==> flow/design.v <==
module VGA_Sync_Count #(
    parameter TOTAL_COLS = 800,
    parameter TOTAL_ROWS = 525
) (
    input clk_i,
    input rst_i,
    input Hsync_i,
    input Vsync_i,
    output reg Hsync_o,
    output reg Vsync_o,
    output reg [9:0] col_count_o,
    output reg [9:0] row_count_o
);
    wire frame_start_w;
    always@(posedge clk_i)
    begin
        if (rst_i)
        begin
            Vsync_o <= 1'b0;
            Hsync_o <= 1'b0;
        end
        else
        begin
            Vsync_o <= Vsync_i;
            Hsync_o <= Hsync_i;
        end
    end
    always @(posedge clk_i) 
    begin
        if (rst_i || frame_start_w == 1'b1)
        begin
            col_count_o <= 0;
            row_count_o <= 0;
        end
        else
        begin
            if (col_count_o == TOTAL_COLS - 1)
            begin
                if (row_count_o == TOTAL_ROWS - 1)
                begin
                    row_count_o <= 0;
                end
                else
                begin
                    row_count_o <= row_count_o + 1;
                end
                col_count_o <= 0;
            end
            else
            begin
                col_count_o <= col_count_o + 1;                
            end
        end
    end
    assign frame_start_w = (~Vsync_o & Vsync_i);
endmodule
module VGA_Sync_Pulse #(
    parameter TOTAL_COLS = 800, 
    parameter TOTAL_ROWS = 525, 
    parameter ACTIVE_COLS = 640, 
    parameter ACTIVE_ROWS = 480
) (
    input clk_i,
    input rst_i,
    output Hsync_o,
    output Vsync_o,
    output reg [9:0] col_count_o,
    output reg [9:0] row_count_o
);
    always@(posedge clk_i)
    begin
        if (rst_i)
        begin
            col_count_o <= 0;
            row_count_o <= 0;
        end
        else if (col_count_o == TOTAL_COLS - 1)
        begin
            col_count_o <= 0;
            if (row_count_o == TOTAL_ROWS - 1)
                row_count_o <= 0;
            else
                row_count_o <= row_count_o + 1;
        end
        else
            col_count_o <= col_count_o + 1;
    end
    assign Hsync_o = col_count_o < ACTIVE_COLS - 1 ? 1'b1 : 1'b0;
    assign Vsync_o = row_count_o < ACTIVE_ROWS - 1 ? 1'b1 : 1'b0;
endmodule 
module VGA_Sync_Porch #(
    parameter VIDEO_WIDTH = 3,
    parameter TOTAL_COLS = 3,
    parameter TOTAL_ROWS = 3,
    parameter ACTIVE_COLS = 2,
    parameter ACTIVE_ROWS = 2
) (
    input clk_i,
    input rst_i,
    input Hsync_i,
    input Vsync_i,
    input [VIDEO_WIDTH-1:0] red_video_i,
    input [VIDEO_WIDTH-1:0] grn_video_i,
    input [VIDEO_WIDTH-1:0] blu_video_i,
    output reg Hsync_o,
    output reg Vsync_o,
    output reg [VIDEO_WIDTH-1:0] red_video_o,
    output reg [VIDEO_WIDTH-1:0] grn_video_o,
    output reg [VIDEO_WIDTH-1:0] blu_video_o
);
    parameter FRONT_PORCH_HORIZ = 18;
    parameter BACK_PORCH_HORIZ = 50;
    parameter FRONT_PORCH_VERT = 10;
    parameter BACK_PORCH_VERT = 33;
    wire Hsync_w;
    wire Vsync_w;
    wire [9:0] col_count_w;
    wire [9:0] row_count_w;
    reg [VIDEO_WIDTH-1:0] red_video_r;
    reg [VIDEO_WIDTH-1:0] grn_video_r;
    reg [VIDEO_WIDTH-1:0] blu_video_r;
    VGA_Sync_Count #(.TOTAL_COLS(TOTAL_COLS),
                  .TOTAL_ROWS(TOTAL_ROWS)) VGA_Sync_Count_Inst 
    (
        .clk_i(clk_i),
        .rst_i(rst_i),
        .Hsync_i(Hsync_i),
        .Vsync_i(Vsync_i),
        .Hsync_o(Hsync_w),
        .Vsync_o(Vsync_w),
        .col_count_o(col_count_w),
        .row_count_o(row_count_w)
    );
    always @(posedge clk_i) 
    begin
        if (rst_i)
        begin
            Hsync_o <= 1'b0;
            Vsync_o <= 1'b0;
        end
        else
        begin
        if ((col_count_w < FRONT_PORCH_HORIZ + ACTIVE_COLS) || (col_count_w > TOTAL_COLS - BACK_PORCH_HORIZ - 1))
            Hsync_o <= 1'b1;
        else
            Hsync_o <= Hsync_w;
        if ((row_count_w < FRONT_PORCH_VERT + ACTIVE_ROWS) || (row_count_w > TOTAL_ROWS - BACK_PORCH_VERT - 1))
            Vsync_o <= 1'b1;
        else
            Vsync_o <= Vsync_w;
        end
    end
    always @(posedge clk_i) 
    begin
        if (rst_i)
        begin
            red_video_r <= 0;
            grn_video_r <= 0;
            blu_video_r <= 0;
            red_video_o <= 0;
            grn_video_o <= 0;
            blu_video_o <= 0;
        end
        else
        begin
        red_video_r <= red_video_i;
        grn_video_r <= grn_video_i;
        blu_video_r <= blu_video_i;
        red_video_o <= red_video_r;
        grn_video_o <= grn_video_r;
        blu_video_o <= blu_video_r;
        end
    end
endmodule
module Debounced_Switch #(parameter DEBOUNCE_LIMIT = 250000) (
    input clk_i,
    input rst_i, 
    input sw_i, 
    output sw_o 
);
    reg state_r;
    reg [$clog2(DEBOUNCE_LIMIT)-1:0] count_r;
    always @(posedge clk_i)
    begin
        if (rst_i)
            begin
                count_r <= 0;
                state_r <= 1'b0;
            end
        else if (sw_i != state_r && count_r < DEBOUNCE_LIMIT)
            count_r <= count_r + 1;  
        else if(count_r == DEBOUNCE_LIMIT)
            begin
                count_r <= 0;
                state_r <= sw_i;
            end
        else
            count_r <= 0;
   	end
    assign sw_o = state_r;
endmodule
module UART_RX #(parameter CLKS_PER_BIT = 217) (
    input clk_i,
    input rst_i,
    input rx_serial_i,
    output rx_dv_o,
    output [7:0] rx_byte_o
);
    parameter IDLE = 3'b000;
    parameter RX_START_BIT = 3'b001;
    parameter RX_DATA_BITS = 3'b010;
    parameter RX_STOP_BITS = 3'b011;
    parameter CLEANUP = 3'b100;
    reg [7:0] clk_count_r;
    reg [2:0] bit_index_r;
    reg [7:0] rx_byte_r;
    reg rx_dv_r;
    reg [2:0] state_r;
    always @(posedge clk_i) 
    begin
        if (rst_i)
        begin
            state_r <= IDLE;
            rx_dv_r <= 1'b0;
            clk_count_r <= 0;
            bit_index_r <= 0;
        end
        else
        case (state_r)
            IDLE : 
                begin
                    rx_dv_r <= 1'b0;
                    clk_count_r <= 0;
                    bit_index_r <= 0;
                    if (rx_serial_i == 1'b0)
                        state_r <= RX_START_BIT;
                    else
                        state_r <= IDLE;
                end
            RX_START_BIT :
                begin
                    if (clk_count_r == (CLKS_PER_BIT - 1) / 2)
                    begin
                        if (rx_serial_i == 1'b0)
                        begin
                            clk_count_r <= 0;
                            state_r <= RX_DATA_BITS;
                        end
                        else
                            state_r <= IDLE;
                    end
                    else
                    begin
                        clk_count_r <= clk_count_r + 1;
                        state_r <= RX_START_BIT;
                    end
                end
            RX_DATA_BITS :
                begin
                    if (clk_count_r < CLKS_PER_BIT - 1)
                    begin
                        clk_count_r <= clk_count_r + 1;
                        state_r <= RX_DATA_BITS;
                    end
                    else
                    begin
                        clk_count_r <= 0;
                        rx_byte_r[bit_index_r] <= rx_serial_i;
                        if (bit_index_r < 7)
                        begin
                            bit_index_r <= bit_index_r + 1;
                            state_r <= RX_DATA_BITS;
                        end
                        else
                        begin
                            bit_index_r <= 0;
                            state_r <= RX_STOP_BITS;
                        end
                    end
                end
            RX_STOP_BITS :
                begin
                    if (clk_count_r < CLKS_PER_BIT - 1)
                    begin
                        clk_count_r <= clk_count_r + 1;
                        state_r <= RX_STOP_BITS;
                    end           
                    else
                    begin
                        rx_dv_r <= 1'b1;
                        clk_count_r <= 0;
                        state_r <= CLEANUP;
                    end
                end
            CLEANUP :
                begin
                    state_r <= IDLE;
                    rx_dv_r <= 1'b0;
                end
            default: 
                state_r <= IDLE;
        endcase
    end
    assign rx_dv_o = rx_dv_r;
    assign rx_byte_o = rx_byte_r;
endmodule
module Pong_Paddle_Ctl #(
    parameter PLAYER_PADDLE_X = 0,
    parameter PADDLE_HEIGHT = 6,
    parameter GAME_HEIGHT = 30 
) (
        input clk_i,
        input rst_i,
        input [5:0] col_count_div_i,
        input [5:0] row_count_div_i,
        input Paddle_Up_i,
        input Paddle_Down_i,
        output reg Draw_Paddle_o,
        output reg [5:0] Paddle_Y_o 
);
    parameter PADDLE_SPEED = 1250000;  
    reg [31:0] Paddle_Count_r;
    wire Paddle_Count_en;
    assign Paddle_Count_en = Paddle_Up_i ^ Paddle_Down_i;
    always @(posedge clk_i) 
    begin
        if (rst_i)
        begin
            Paddle_Count_r <= 0;
            Paddle_Y_o <= (GAME_HEIGHT - PADDLE_HEIGHT) / 2;
        end
        else
        begin
        if (Paddle_Count_en == 1'b1)
        begin
            if (Paddle_Count_r == PADDLE_SPEED)
                Paddle_Count_r <= 0;
            else
                Paddle_Count_r <= Paddle_Count_r + 1;
        end
        if (Paddle_Up_i == 1'b1 && Paddle_Count_r == PADDLE_SPEED && Paddle_Y_o !== 0)
            Paddle_Y_o <= Paddle_Y_o - 1;
        else if (Paddle_Down_i == 1'b1 && Paddle_Count_r == PADDLE_SPEED && Paddle_Y_o !== GAME_HEIGHT - PADDLE_HEIGHT - 1)
            Paddle_Y_o <= Paddle_Y_o + 1;
        end
    end
    always @(posedge clk_i) 
    begin
        if (rst_i)
            Draw_Paddle_o <= 1'b0;
        else if (col_count_div_i == PLAYER_PADDLE_X && row_count_div_i >= Paddle_Y_o && row_count_div_i <= Paddle_Y_o + PADDLE_HEIGHT)
            Draw_Paddle_o <= 1'b1;
        else
            Draw_Paddle_o <= 1'b0;
    end
endmodule
module Pong_Ball_Ctl #(
    parameter GAME_WIDTH = 40,
    parameter GAME_HEIGHT = 30 
) (
    input clk_i,
    input rst_i,
    input Game_Active_i,
    input [5:0] col_count_div_i,
    input [5:0] row_count_div_i,
    output reg Draw_Ball_o,
    output reg [5:0] Ball_X_o,
    output reg [5:0] Ball_Y_o 
);
    parameter BALL_SPEED = 1250000;
    reg [5:0] Ball_X_prev_r;
    reg [5:0] Ball_Y_prev_r;
    reg [31:0] Ball_Count_r;
    always @(posedge clk_i) 
    begin
        if (rst_i)
        begin
            Ball_X_o <= GAME_WIDTH / 2;
            Ball_Y_o <= GAME_HEIGHT / 2;
            Ball_X_prev_r <= (GAME_WIDTH / 2) + 1;
            Ball_Y_prev_r <= (GAME_HEIGHT / 2) + 1;
            Ball_Count_r <= 0;
        end
        else if (Game_Active_i == 1'b0)
        begin
            Ball_X_o <= GAME_WIDTH / 2;
            Ball_Y_o <= GAME_HEIGHT / 2;
            Ball_X_prev_r <= (GAME_WIDTH / 2) + 1;
            Ball_Y_prev_r <= (GAME_HEIGHT / 2) + 1;
        end
        else
        begin
            if (Ball_Count_r < BALL_SPEED)
                Ball_Count_r <= Ball_Count_r + 1;
            else
            begin
                Ball_Count_r <= 0;
                Ball_X_prev_r <= Ball_X_o;
                Ball_Y_prev_r <= Ball_Y_o;
                if ((Ball_X_prev_r < Ball_X_o && Ball_X_o == GAME_WIDTH-1) || (Ball_X_prev_r > Ball_X_o && Ball_X_o != 0))
                    Ball_X_o <= Ball_X_o - 1;  
                else 
                    Ball_X_o <= Ball_X_o + 1;  
                if ((Ball_Y_prev_r < Ball_Y_o && Ball_Y_o == GAME_HEIGHT-1) || (Ball_Y_prev_r > Ball_Y_o && Ball_Y_o != 0))
                    Ball_Y_o <= Ball_Y_o - 1;  
                else 
                    Ball_Y_o <= Ball_Y_o + 1;  
            end
        end
    end
    always @(posedge clk_i) 
    begin
        if (rst_i)
            Draw_Ball_o <= 1'b0;
        else if (col_count_div_i == Ball_X_o && row_count_div_i == Ball_Y_o)
            Draw_Ball_o <= 1'b1;
        else
            Draw_Ball_o <= 1'b0;
    end
endmodule
module Pong_Top #(
    parameter TOTAL_COLS = 800, 
    parameter TOTAL_ROWS = 525, 
    parameter ACTIVE_COLS = 640, 
    parameter ACTIVE_ROWS = 480
) (
    input clk_i,
    input rst_i,
    input Hsync_i,
    input Vsync_i,
    input Game_Start_i, 
    input Paddle_Up_P1_i,
    input Paddle_Down_P1_i,
    input Paddle_Up_P2_i,
    input Paddle_Down_P2_i,
    output reg Hsync_o,
    output reg Vsync_o,
    output [2:0] Red_Video_o,
    output [2:0] Grn_Video_o,
    output [2:0] Blu_Video_o
);
    parameter GAME_WIDTH = 40;
    parameter GAME_HEIGHT = 30;
    parameter SCORE_LIMIT = 9;
    parameter PADDLE_HEIGHT = 6;
    parameter PADDLE_COL_P1 = 0;
    parameter PADDLE_COL_P2 = GAME_WIDTH - 1;  
    parameter IDLE = 3'b000;
    parameter RUNNING = 3'b001;
    parameter P1_Wins = 3'b010;
    parameter P2_Wins = 3'b011;
    parameter CLEANUP = 3'b100;
    reg [2:0] state_r;
    wire Hsync_w, Vsync_w;
    wire [9:0] col_count_w, row_count_w;
    wire Draw_Paddle_P1_w, Draw_Paddle_P2_w; 
    wire [5:0] Paddle_Y_P1_w, Paddle_Y_P2_w;
    wire Draw_Ball_w, Draw_Any_w;
    wire [5:0] Ball_X_w, Ball_Y_w;
    reg [3:0] P1_Score_r;
    reg [3:0] P2_Score_r;
    wire [5:0] col_count_div_w, row_count_div_w;
    VGA_Sync_Count #(.TOTAL_COLS(TOTAL_COLS),
                  .TOTAL_ROWS(TOTAL_ROWS)) VGA_Sync_Count_Inst 
    (
        .clk_i(clk_i),
        .rst_i(rst_i),
        .Hsync_i(Hsync_i),
        .Vsync_i(Vsync_i),
        .Hsync_o(Hsync_w),
        .Vsync_o(Vsync_w),
        .col_count_o(col_count_w),
        .row_count_o(row_count_w)
    );
    always @(posedge clk_i) 
    begin
        if (rst_i)
        begin
            Hsync_o <= 1'b0;
            Vsync_o <= 1'b0;
        end
        else
        begin
            Hsync_o <= Hsync_w;
            Vsync_o <= Vsync_w;
        end
    end
    assign col_count_div_w = col_count_w[9:4];
    assign row_count_div_w = row_count_w[9:4];
    Pong_Paddle_Ctl #(
        .PLAYER_PADDLE_X(PADDLE_COL_P1),
        .GAME_HEIGHT(GAME_HEIGHT)
    ) P1_Inst (
        .clk_i(clk_i),
        .rst_i(rst_i),
        .col_count_div_i(col_count_div_w),
        .row_count_div_i(row_count_div_w),
        .Paddle_Up_i(Paddle_Up_P1_i),
        .Paddle_Down_i(Paddle_Down_P1_i),
        .Draw_Paddle_o(Draw_Paddle_P1_w),
        .Paddle_Y_o(Paddle_Y_P1_w) 
    );
    Pong_Paddle_Ctl #(
        .PLAYER_PADDLE_X(PADDLE_COL_P2),
        .GAME_HEIGHT(GAME_HEIGHT)
        ) P2_Inst (
        .clk_i(clk_i),
        .rst_i(rst_i),
        .col_count_div_i(col_count_div_w),
        .row_count_div_i(row_count_div_w),
        .Paddle_Up_i(Paddle_Up_P2_i),
        .Paddle_Down_i(Paddle_Down_P2_i),
        .Draw_Paddle_o(Draw_Paddle_P2_w),
        .Paddle_Y_o(Paddle_Y_P2_w) 
    );
    wire Game_Active_w;
    Pong_Ball_Ctl Ball_Inst (
        .clk_i(clk_i),
        .rst_i(rst_i),
        .Game_Active_i(Game_Active_w),
        .col_count_div_i(col_count_div_w),
        .row_count_div_i(row_count_div_w),
        .Draw_Ball_o(Draw_Ball_w),
        .Ball_X_o(Ball_X_w),
        .Ball_Y_o(Ball_Y_w) 
    );
    always @(posedge clk_i) 
    begin
        if (rst_i)
        begin
            state_r <= IDLE;
            P1_Score_r <= 0;
            P2_Score_r <= 0;
        end
        else
        case (state_r)
            IDLE : 
            begin
                if (Game_Start_i == 1'b1)
                    state_r <= RUNNING;
            end
            RUNNING : 
            begin
                if (Ball_X_w == 0 && (Ball_Y_w < Paddle_Y_P1_w || Ball_Y_w > Paddle_Y_P1_w + PADDLE_HEIGHT))
                    state_r <= P2_Wins;
                else if (Ball_X_w == GAME_WIDTH-1 && (Ball_Y_w < Paddle_Y_P2_w || Ball_Y_w > Paddle_Y_P2_w + PADDLE_HEIGHT))
                    state_r <= P1_Wins;
            end
            P1_Wins : 
            begin
                if (P1_Score_r == SCORE_LIMIT - 1)
                    P1_Score_r <= 0;
                else
                begin
                    P1_Score_r <= P1_Score_r + 1;
                    state_r <= CLEANUP;
                end
            end
            P2_Wins : 
            begin
                if (P2_Score_r == SCORE_LIMIT - 1)
                    P2_Score_r <= 0;
                else
                begin
                    P2_Score_r <= P2_Score_r + 1;
                    state_r <= CLEANUP;
                end
            end
            CLEANUP :
                state_r <= IDLE;
        endcase
    end
    assign Game_Active_w = (state_r == RUNNING) ? 1'b1 : 1'b0;
    assign Draw_Any_w = Draw_Ball_w | Draw_Paddle_P1_w | Draw_Paddle_P2_w;
    assign Red_Video_o = Draw_Any_w ? 4'b1111 : 4'b0000;
    assign Grn_Video_o = Draw_Any_w ? 4'b1111 : 4'b0000;
    assign Blu_Video_o = Draw_Any_w ? 4'b1111 : 4'b0000;
endmodule
module Classic_Pong_Top (
    input clk_i,
    input rst_i,
    input UART_RX_i,
    input sw1_i,
    input sw2_i,
    input sw3_i,
    input sw4_i,
    output VGA_Hsync_o,
    output VGA_Vsync_o,
    output VGA_Red_0_o,
    output VGA_Red_1_o,
    output VGA_Red_2_o,
    output VGA_Grn_0_o,
    output VGA_Grn_1_o,
    output VGA_Grn_2_o,
    output VGA_Blu_0_o,
    output VGA_Blu_1_o,
    output VGA_Blu_2_o
);
    parameter CLKS_PER_BIT = 217;
    parameter VIDEO_WIDTH = 3;  
    parameter TOTAL_COLS = 800;
    parameter TOTAL_ROWS = 525;
    parameter ACTIVE_COLS = 640;
    parameter ACTIVE_ROWS = 480;
    wire [VIDEO_WIDTH-1:0] Red_Video_Pong_w, Red_Video_Porch_w;
    wire [VIDEO_WIDTH-1:0] Grn_Video_Pong_w, Grn_Video_Porch_w;
    wire [VIDEO_WIDTH-1:0] Blu_Video_Pong_w, Blu_Video_Porch_w;
    wire rx_dv_w;
    UART_RX #(.CLKS_PER_BIT(CLKS_PER_BIT)) UART_RX_Inst
    (
        .clk_i(clk_i),
        .rst_i(rst_i),
        .rx_serial_i(UART_RX_i),
        .rx_dv_o(rx_dv_w),
        .rx_byte_o()
    );
    wire Hsync_w, Vsync_w;
    VGA_Sync_Pulse #( 
        .TOTAL_COLS(TOTAL_COLS),
        .TOTAL_ROWS(TOTAL_ROWS),
        .ACTIVE_COLS(ACTIVE_COLS),
        .ACTIVE_ROWS(ACTIVE_ROWS) 
    ) VGA_Sync_Inst (
        .clk_i(clk_i),
        .rst_i(rst_i),
        .Hsync_o(Hsync_w),
        .Vsync_o(Vsync_w),
        .col_count_o(),
        .row_count_o()
    );
    wire sw1_w, sw2_w, sw3_w, sw4_w;
    Debounced_Switch sw_1 (
        .clk_i(clk_i),
        .rst_i(rst_i),
        .sw_i(sw1_i),
        .sw_o(sw1_w)
    );
    Debounced_Switch sw_2 (
        .clk_i(clk_i),
        .rst_i(rst_i),
        .sw_i(sw2_i),
        .sw_o(sw2_w)
    );
    Debounced_Switch sw_3 (
        .clk_i(clk_i),
        .rst_i(rst_i),
        .sw_i(sw3_i),
        .sw_o(sw3_w)
    );
    Debounced_Switch sw_4 (
        .clk_i(clk_i),
        .rst_i(rst_i),
        .sw_i(sw4_i),
        .sw_o(sw4_w)
    );
    wire Hsync_Pong_w, Vsync_Pong_w;
    Pong_Top #( 
        .TOTAL_COLS(TOTAL_COLS),
        .TOTAL_ROWS(TOTAL_ROWS),
        .ACTIVE_COLS(ACTIVE_COLS),
        .ACTIVE_ROWS(ACTIVE_ROWS) ) 
    Pong_Top_Inst (
        .clk_i(clk_i),
        .rst_i(rst_i),
        .Hsync_i(Hsync_w),
        .Vsync_i(Vsync_w),
        .Game_Start_i(rx_dv_w),
        .Paddle_Up_P1_i(sw1_w),
        .Paddle_Down_P1_i(sw2_w),
        .Paddle_Up_P2_i(sw3_w),
        .Paddle_Down_P2_i(sw4_w),
        .Hsync_o(Hsync_Pong_w),
        .Vsync_o(Vsync_Pong_w),
        .Red_Video_o(Red_Video_Pong_w),
        .Grn_Video_o(Grn_Video_Pong_w),
        .Blu_Video_o(Blu_Video_Pong_w)
    );
    wire Hsync_porch_w, Vsync_porch_w;
    VGA_Sync_Porch #(
        .VIDEO_WIDTH(VIDEO_WIDTH),   
        .TOTAL_COLS(TOTAL_COLS),
        .TOTAL_ROWS(TOTAL_ROWS),
        .ACTIVE_COLS(ACTIVE_COLS),
        .ACTIVE_ROWS(ACTIVE_ROWS)
    ) VGA_Sync_Porch_Inst (
        .clk_i(clk_i),
        .rst_i(rst_i),
        .Hsync_i(Hsync_Pong_w),
        .Vsync_i(Vsync_Pong_w),
        .red_video_i(Red_Video_Pong_w),
        .grn_video_i(Grn_Video_Pong_w),
        .blu_video_i(Blu_Video_Pong_w),
        .Hsync_o(Hsync_porch_w),
        .Vsync_o(Vsync_porch_w),
        .red_video_o(Red_Video_Porch_w),
        .grn_video_o(Grn_Video_Porch_w),
        .blu_video_o(Blu_Video_Porch_w)
    );
    assign VGA_Hsync_o = Hsync_porch_w;
    assign VGA_Vsync_o = Vsync_porch_w;
    assign { VGA_Red_2_o, VGA_Red_1_o, VGA_Red_0_o } = Red_Video_Porch_w; 
    assign { VGA_Grn_2_o, VGA_Grn_1_o, VGA_Grn_0_o } = Grn_Video_Porch_w; 
    assign { VGA_Blu_2_o, VGA_Blu_1_o, VGA_Blu_0_o } = Blu_Video_Porch_w; 
endmodule
==> reports on Classic_Pong_Top <==
==> Step by step through the tools: Classic_Pong_Top <==
Each step is given for the RTL above and for the edited RTL.
Lines under "orig" count in the file above, lines under "edited" in the edited file.
"diff": "edited" minus "orig" as printed here. "change_rel_pct": 100 x difference / "orig".
Operators: Yosys type, input widths -> output width; for muxes data width and select width s.
Cell names lack the library's common part.
{ "design": {"top_module": "Classic_Pong_Top", "clk_port": "clk_i", "lib": "sky130hd", "corner": "tt_025C_1v80"} }

==> Edit of the RTL <==
The edit as a unified diff against the file above.
This change comes from a script, not from a designer; no optimisation was intended.
begin of diff
@@ -398,5 +398,5 @@
                 Ball_X_prev_r <= Ball_X_o;
                 Ball_Y_prev_r <= Ball_Y_o;
-                if ((Ball_X_prev_r < Ball_X_o && Ball_X_o == GAME_WIDTH-1) || (Ball_X_prev_r > Ball_X_o && Ball_X_o != 0))
+                if (((Ball_X_prev_r != Ball_X_o) && Ball_X_o == GAME_WIDTH-1) || (Ball_X_prev_r > Ball_X_o && Ball_X_o != 0))
                     Ball_X_o <= Ball_X_o - 1;  
                 else 
end of diff

==> Word level <==
Yosys after proc, flatten, opt, wreduce and memory -nomap, before mapping. Memory bits, and registers merged into a memory's read port (data or address), are not among the register bits. Print and check cells are not counted. Equal cells are merged and count once.
{ "bits": {"columns": ["element", "orig", "edited", "diff", "change_rel_pct"], "rows": [
  ["regBits", 311, 311, 0, 0.00],
  ["elab_cells", 257, 257, 0, 0.00],
  ["input_bits", 7, 7, 0, 0.00]
]} }
{ "classes": {"columns": ["element", "orig", "edited", "diff", "change_rel_pct"], "rows": [
  ["n_mux", 45, 45, 0, 0.00],
  ["addsub", 27, 27, 0, 0.00],
  ["compare", 25, 24, -1, -4.00],
  ["eq_ne", 43, 44, 1, 2.33],
  ["bitwise", 13, 13, 0, 0.00],
  ["reduce_and_logical", 61, 61, 0, 0.00]
]} }
{ "op_table": {"columns": ["op", "orig", "edited", "diff", "change_rel_pct"], "rows": [
  ["$lt 6x6->1", 4, 3, -1, -25.00],
  ["$ne 6x6->1", 0, 1, 1, null],
  ["$logic_and 1x1->1", 23, 23, 0, 0.00],
  ["$mux 1", 11, 11, 0, 0.00],
  ["$mux 3", 11, 11, 0, 0.00],
  ["$reduce_or 2->1", 10, 10, 0, 0.00],
  ["$logic_or 1x1->1", 8, 8, 0, 0.00],
  ["$not 1->1", 7, 7, 0, 0.00],
  ["$reduce_and 2->1", 7, 7, 0, 0.00],
  ["$add 10x1->10 const B", 6, 6, 0, 0.00],
  ["$eq 10x10->1 const B", 6, 6, 0, 0.00],
  ["$mux 6", 6, 6, 0, 0.00],
  ["$ne 2x2->1 const B", 5, 5, 0, 0.00],
  ["$add 18x1->18 const B", 4, 4, 0, 0.00],
  ["$add 6x1->6 const B", 4, 4, 0, 0.00],
  ["$eq 18x18->1 const B", 4, 4, 0, 0.00],
  ["$eq 3x2->1 const B", 4, 4, 0, 0.00],
  ["$lt 18x18->1 const B", 4, 4, 0, 0.00],
  ["$ne 1x1->1", 4, 4, 0, 0.00],
  ["$reduce_bool 2->1", 4, 4, 0, 0.00],
  ["$sub 6x1->6 const B", 4, 4, 0, 0.00],
  ["$add 32x1->32 const B", 3, 3, 0, 0.00],
  ["$mux 10", 3, 3, 0, 0.00],
  ["$mux 32", 3, 3, 0, 0.00],
  ["$mux 8", 3, 3, 0, 0.00],
  ["$add 4x1->4 const B", 2, 2, 0, 0.00],
  ["$add 6x3->7 const B", 2, 2, 0, 0.00],
  ["$and 1x1->1", 2, 2, 0, 0.00]
]} }
The list need not be complete.

==> Longest topological paths <==
Depth = most cells in a row (Yosys ltp): at word level without a register or memory, in the mapped netlist without a sequential cell, where the memories' decode and read muxes count.
{ "logic_depth": {"columns": ["element", "orig", "edited", "diff", "change_rel_pct"], "rows": [
  ["word_depth", 7, 7, 0, 0.00],
  ["abc_area", "0", "0", null, null],
  ["depth_mapped", 15, 15, 0, 0.00]
]} }

==> After synthesis <==
Yosys stat after the flow's synthesis: flattened, memories mapped to cells. It holds for the ABC_AREA given above (unset counts as 0); a run with the other value may have another netlist.
{ "types": {"columns": ["type", "orig", "edited", "diff", "change_rel_pct"], "rows": [
  ["clkbuf_1", 38, 23, -15, -39.47],
  ["o21ai_0", 48, 37, -11, -22.92],
  ["and3_1", 30, 39, 9, 30.00],
  ["nand3_1", 92, 84, -8, -8.70],
  ["inv_1", 76, 84, 8, 10.53],
  ["xor2_1", 139, 132, -7, -5.04],
  ["xnor2_1", 93, 100, 7, 7.53],
  ["a21oi_1", 57, 64, 7, 12.28],
  ["nor2b_1", 15, 22, 7, 46.67],
  ["buf_2", 3, 10, 7, 233.33],
  ["nand2_1", 125, 131, 6, 4.80],
  ["nor4b_1", 12, 6, -6, -50.00],
  ["nand4_1", 65, 60, -5, -7.69],
  ["and4_1", 25, 20, -5, -20.00],
  ["and2_1", 18, 13, -5, -27.78],
  ["a41oi_1", 7, 2, -5, -71.43],
  ["o21bai_1", 12, 8, -4, -33.33],
  ["o31ai_1", 12, 8, -4, -33.33]
]} }
The list need not be complete.
{ "synth_totals": {"columns": ["element", "orig", "edited", "diff", "change_rel_pct"], "rows": [
  ["buf_cells", 56, 51, -5, -8.93],
  ["area_um2", 16019.1, 16026.6, 7.5, 0.05],
  ["seq_area_um2", 6226.0, 6226.0, 0.0, 0.00],
  ["ffs", 311, 311, 0, 0.00],
  ["stdcells", 1856, 1851, -5, -0.27]
]} }
The figures by module come from a second, unflattened synthesis with its own total; it is not the netlist above.
{ "unflattened": {"columns": ["element", "orig", "edited", "diff", "change_rel_pct"], "rows": [
  ["cells_unflattened", 2047, 2045, -2, -0.10],
  ["hier_area_um2", 17942.2, 18073.6, 131.4, 0.73]
]} }
Rows give one instance, submodules left out.
{ "by_module_orig": {"columns": ["mod", "area_um2", "n_cells", "n_inst"], "rows": [
  ["Debounced_Switch", 923.4, 105, 4],
  ["Pong_Ball_Ctl", 3174.3, 369, 1],
  ["Pong_Paddle_Ctl", 2367.3, 284, 1],
  ["Pong_Paddle_Ctl", 2316.0, 276, 1],
  ["VGA_Sync_Count", 1021.0, 112, 2],
  ["Pong_Top", 1405.1, 165, 1],
  ["UART_RX (CLKS_PER_BIT=217)", 1345.0, 148, 1],
  ["VGA_Sync_Pulse", 988.4, 110, 1],
  ["VGA_Sync_Porch", 610.6, 51, 1],
  ["Classic_Pong_Top", 0.0, 0, 1]
]} }
{ "by_module_edited": {"columns": ["mod", "area_um2", "n_cells", "n_inst"], "rows": [
  ["Debounced_Switch", 923.4, 105, 4],
  ["Pong_Ball_Ctl", 3305.7, 367, 1],
  ["Pong_Paddle_Ctl", 2367.3, 284, 1],
  ["Pong_Paddle_Ctl", 2316.0, 276, 1],
  ["VGA_Sync_Count", 1021.0, 112, 2],
  ["Pong_Top", 1405.1, 165, 1],
  ["UART_RX (CLKS_PER_BIT=217)", 1345.0, 148, 1],
  ["VGA_Sync_Pulse", 988.4, 110, 1],
  ["VGA_Sync_Porch", 610.6, 51, 1],
  ["Classic_Pong_Top", 0.0, 0, 1]
]} }

==> Path before layout <==
Path of least setup slack by OpenSTA after synthesis, without wires, with an ideal clock, recovery checks aside; 20% of the period is set as input and as output delay. Where synthesis merged equal registers, the netlist keeps one of their names.
{ "synth_path": {"columns": ["element", "orig", "edited", "diff", "change_rel_pct"], "rows": [
  ["path_type", "input-to-reg", "input-to-reg", null, null],
  ["from", "input rst_i", "input rst_i", null, null],
  ["to", "register sw_1.count_r[10]", "register sw_2.count_r[10]", null, null],
  ["tclk_ps", 40000, 40000, 0, 0.00],
  ["input_delay_ps", 8000, 8000, 0, 0.00],
  ["path_delay_ps", 1060, 1058, -2, -0.19],
  ["path_slack_ps", 30940, 30942, 2, null],
  ["t_required_ps", 39872, 39872, 0, 0.00],
  ["arrival_ps", 8932, 8930, -2, -0.02],
  ["stages", 5, 5, 0, 0.00],
  ["path_buffers", 2, 2, 0, 0.00],
  ["setup_ps", 128, 128, 0, null],
  ["period_less_setup_slack_ps", 9060, 9058, -2, -0.02]
]} }
"path_delay_ps" = arrival - input delay + setup time.
"stages": output pins that drive a net of the path, with the launching flip-flop's if there is one; two outputs of one cell count as two.
"period_less_setup_slack_ps" is the clock period less the worst setup slack; recovery checks do not enter. This is arithmetic on one report: input and output delays are still those of the set period (20% each).
The rows between start and end are the longest chain of elaborated cells between them; the timing report does not say that the signal goes this way. Where chains are equally long, one stands for them.
Each line given opens the expression or statement behind the cell; cells for indexed reads and writes are added by Yosys, which also makes memories of some case tables.
A register here has more assigning lines than the two given.
{ "synth_via_orig": {"path_cell_list": "clkbuf_1 nor2_1 o21ai_1 clkbuf_1 nor2_1", "elab_chain_cells": 1, "cone_cells": 1, "cone_lines": 0, "classes_between": "reduce/logical (1)"} }
{ "synth_lines_orig": {"columns": ["element", "line", "rtl"], "rows": [
  ["start, declared", 581, "input rst_i,"],
  ["$reduce_or 2->1", null, null],
  ["end, assigned", 187, "count_r <= 0;"],
  ["end, assigned", 191, "count_r <= count_r + 1;"],
  ["end, declared", 182, "reg [$clog2(DEBOUNCE_LIMIT)-1:0] count_r;"]
]} }
{ "synth_via_edited": {"path_cell_list": "clkbuf_1 nor2_1 o21ai_1 clkbuf_1 nor2_1", "elab_chain_cells": 1, "cone_cells": 1, "cone_lines": 0, "classes_between": "reduce/logical (1)"} }
{ "synth_lines_edited": {"columns": ["element", "line", "rtl"], "rows": [
  ["start, declared", 581, "input rst_i,"],
  ["$reduce_or 2->1", null, null],
  ["end, assigned", 187, "count_r <= 0;"],
  ["end, assigned", 191, "count_r <= count_r + 1;"],
  ["end, declared", 182, "reg [$clog2(DEBOUNCE_LIMIT)-1:0] count_r;"]
]} }

==> Timing after layout <==
From the final timing report of each run of set A: the path of least setup slack in the routed layout; clock arrival at registers is part of the times.
The report prints the path's times to 10 ps; the period is as set.
{ "layout_path": {"columns": ["element", "orig", "edited", "diff", "change_rel_pct"], "rows": [
  ["path_type", "reg-to-output", "reg-to-output", null, null],
  ["from", "register (no name shown)", "register (no name shown)", null, null],
  ["to", "output VGA_Grn_2_o", "output VGA_Blu_2_o", null, null],
  ["t_required_ps", 32000, 32000, 0, 0.00],
  ["arrival_ps", 1550, 1550, 0, 0.00],
  ["path_buffers", 1, 1, 0, 0.00],
  ["tclk_ps", 40000, 40000, 0, 0.00],
  ["path_slack_ps", 30450, 30450, 0, null],
  ["stages", 2, 2, 0, 0.00]
]} }
{ "layout_via_orig": {"path_cell_list": "dfxtp_1 clkdlybuf4s50_1"} }
{ "layout_lines_orig": {"columns": ["element", "line", "rtl"], "rows": [
  ["end, declared", 594, "output VGA_Grn_2_o,"]
]} }
orig: Chain of elaborated cells between the ends: none given.
{ "layout_via_edited": {"path_cell_list": "dfxtp_1 clkdlybuf4s50_1"} }
{ "layout_lines_edited": {"columns": ["element", "line", "rtl"], "rows": [
  ["end, declared", 597, "output VGA_Blu_2_o"]
]} }
edited: Chain of elaborated cells between the ends: none given.

==> Layout results <==
Runs of the flow (Yosys, OpenROAD) on both versions; the two runs of a pair have the same settings. The constraints put input and output delay at 20% of the set period each and load the outputs with 0.01 pF.
{ "flow_settings_set_A": {"CORE_UTILIZATION": 40, "PLACE_DENSITY": 0.6, "period_ns": 40.0, "CAP_MARGIN": 20, "CORE_MARGIN": 2, "SLEW_MARGIN": 20} }
{ "results_set_A": {"columns": ["element", "orig", "edited", "diff", "change_rel_pct"], "rows": [
  ["dieArea_um2", 41665.0, 41683.3, 18.3, 0.04],
  ["clock_period_reached_ps", 9547, 9547, 0, 0.00],
  ["final_cell_area_um2", 17902.2, 17855.9, -46.3, -0.26],
  ["synth_area_um2", 16019.1, 16026.6, 7.5, 0.05],
  ["timing.setup.tns_ps", 0, 0, 0, null],
  ["fin_ws_ps", 30453, 30453, 0, null],
  ["final_power_uw", 664, 655.7, -8.3, -1.25]
]} }
{ "flow_settings_set_B": {"ABC_AREA": 0, "CAP_MARGIN": 15, "CORE_MARGIN": 9, "CORE_UTILIZATION": 71, "CTS_CLUSTER_DIAMETER": 307, "HOLD_SLACK_MARGIN": 0.28, "PLACE_DENSITY_LB_ADDON": 0.27, "SLEW_MARGIN": 35, "TNS_END_PERCENT": 95, "period_ns": 13.1} }
{ "results_set_B": {"columns": ["element", "orig", "edited", "diff", "change_rel_pct"], "rows": [
  ["dieArea_um2", 28292.9, 28304.7, 11.8, 0.04],
  ["clock_period_reached_ps", 4177, 4227, 50, 1.20],
  ["final_cell_area_um2", 17446.7, 17498.0, 51.3, 0.29],
  ["synth_area_um2", 16019.1, 16026.6, 7.5, 0.05],
  ["timing.setup.tns_ps", 0, 0, 0, null],
  ["fin_ws_ps", 8923, 8873, -50, null],
  ["final_power_uw", 1929, 1982, 53, 2.75]
]} }
"clock_period_reached_ps" means the clock period less the worst setup slack. The figure is calculated, with input and output delays left at 20% of the set period.
"final_power_uw" rests on the timing tool's default activity at the inputs, not on a simulated workload.
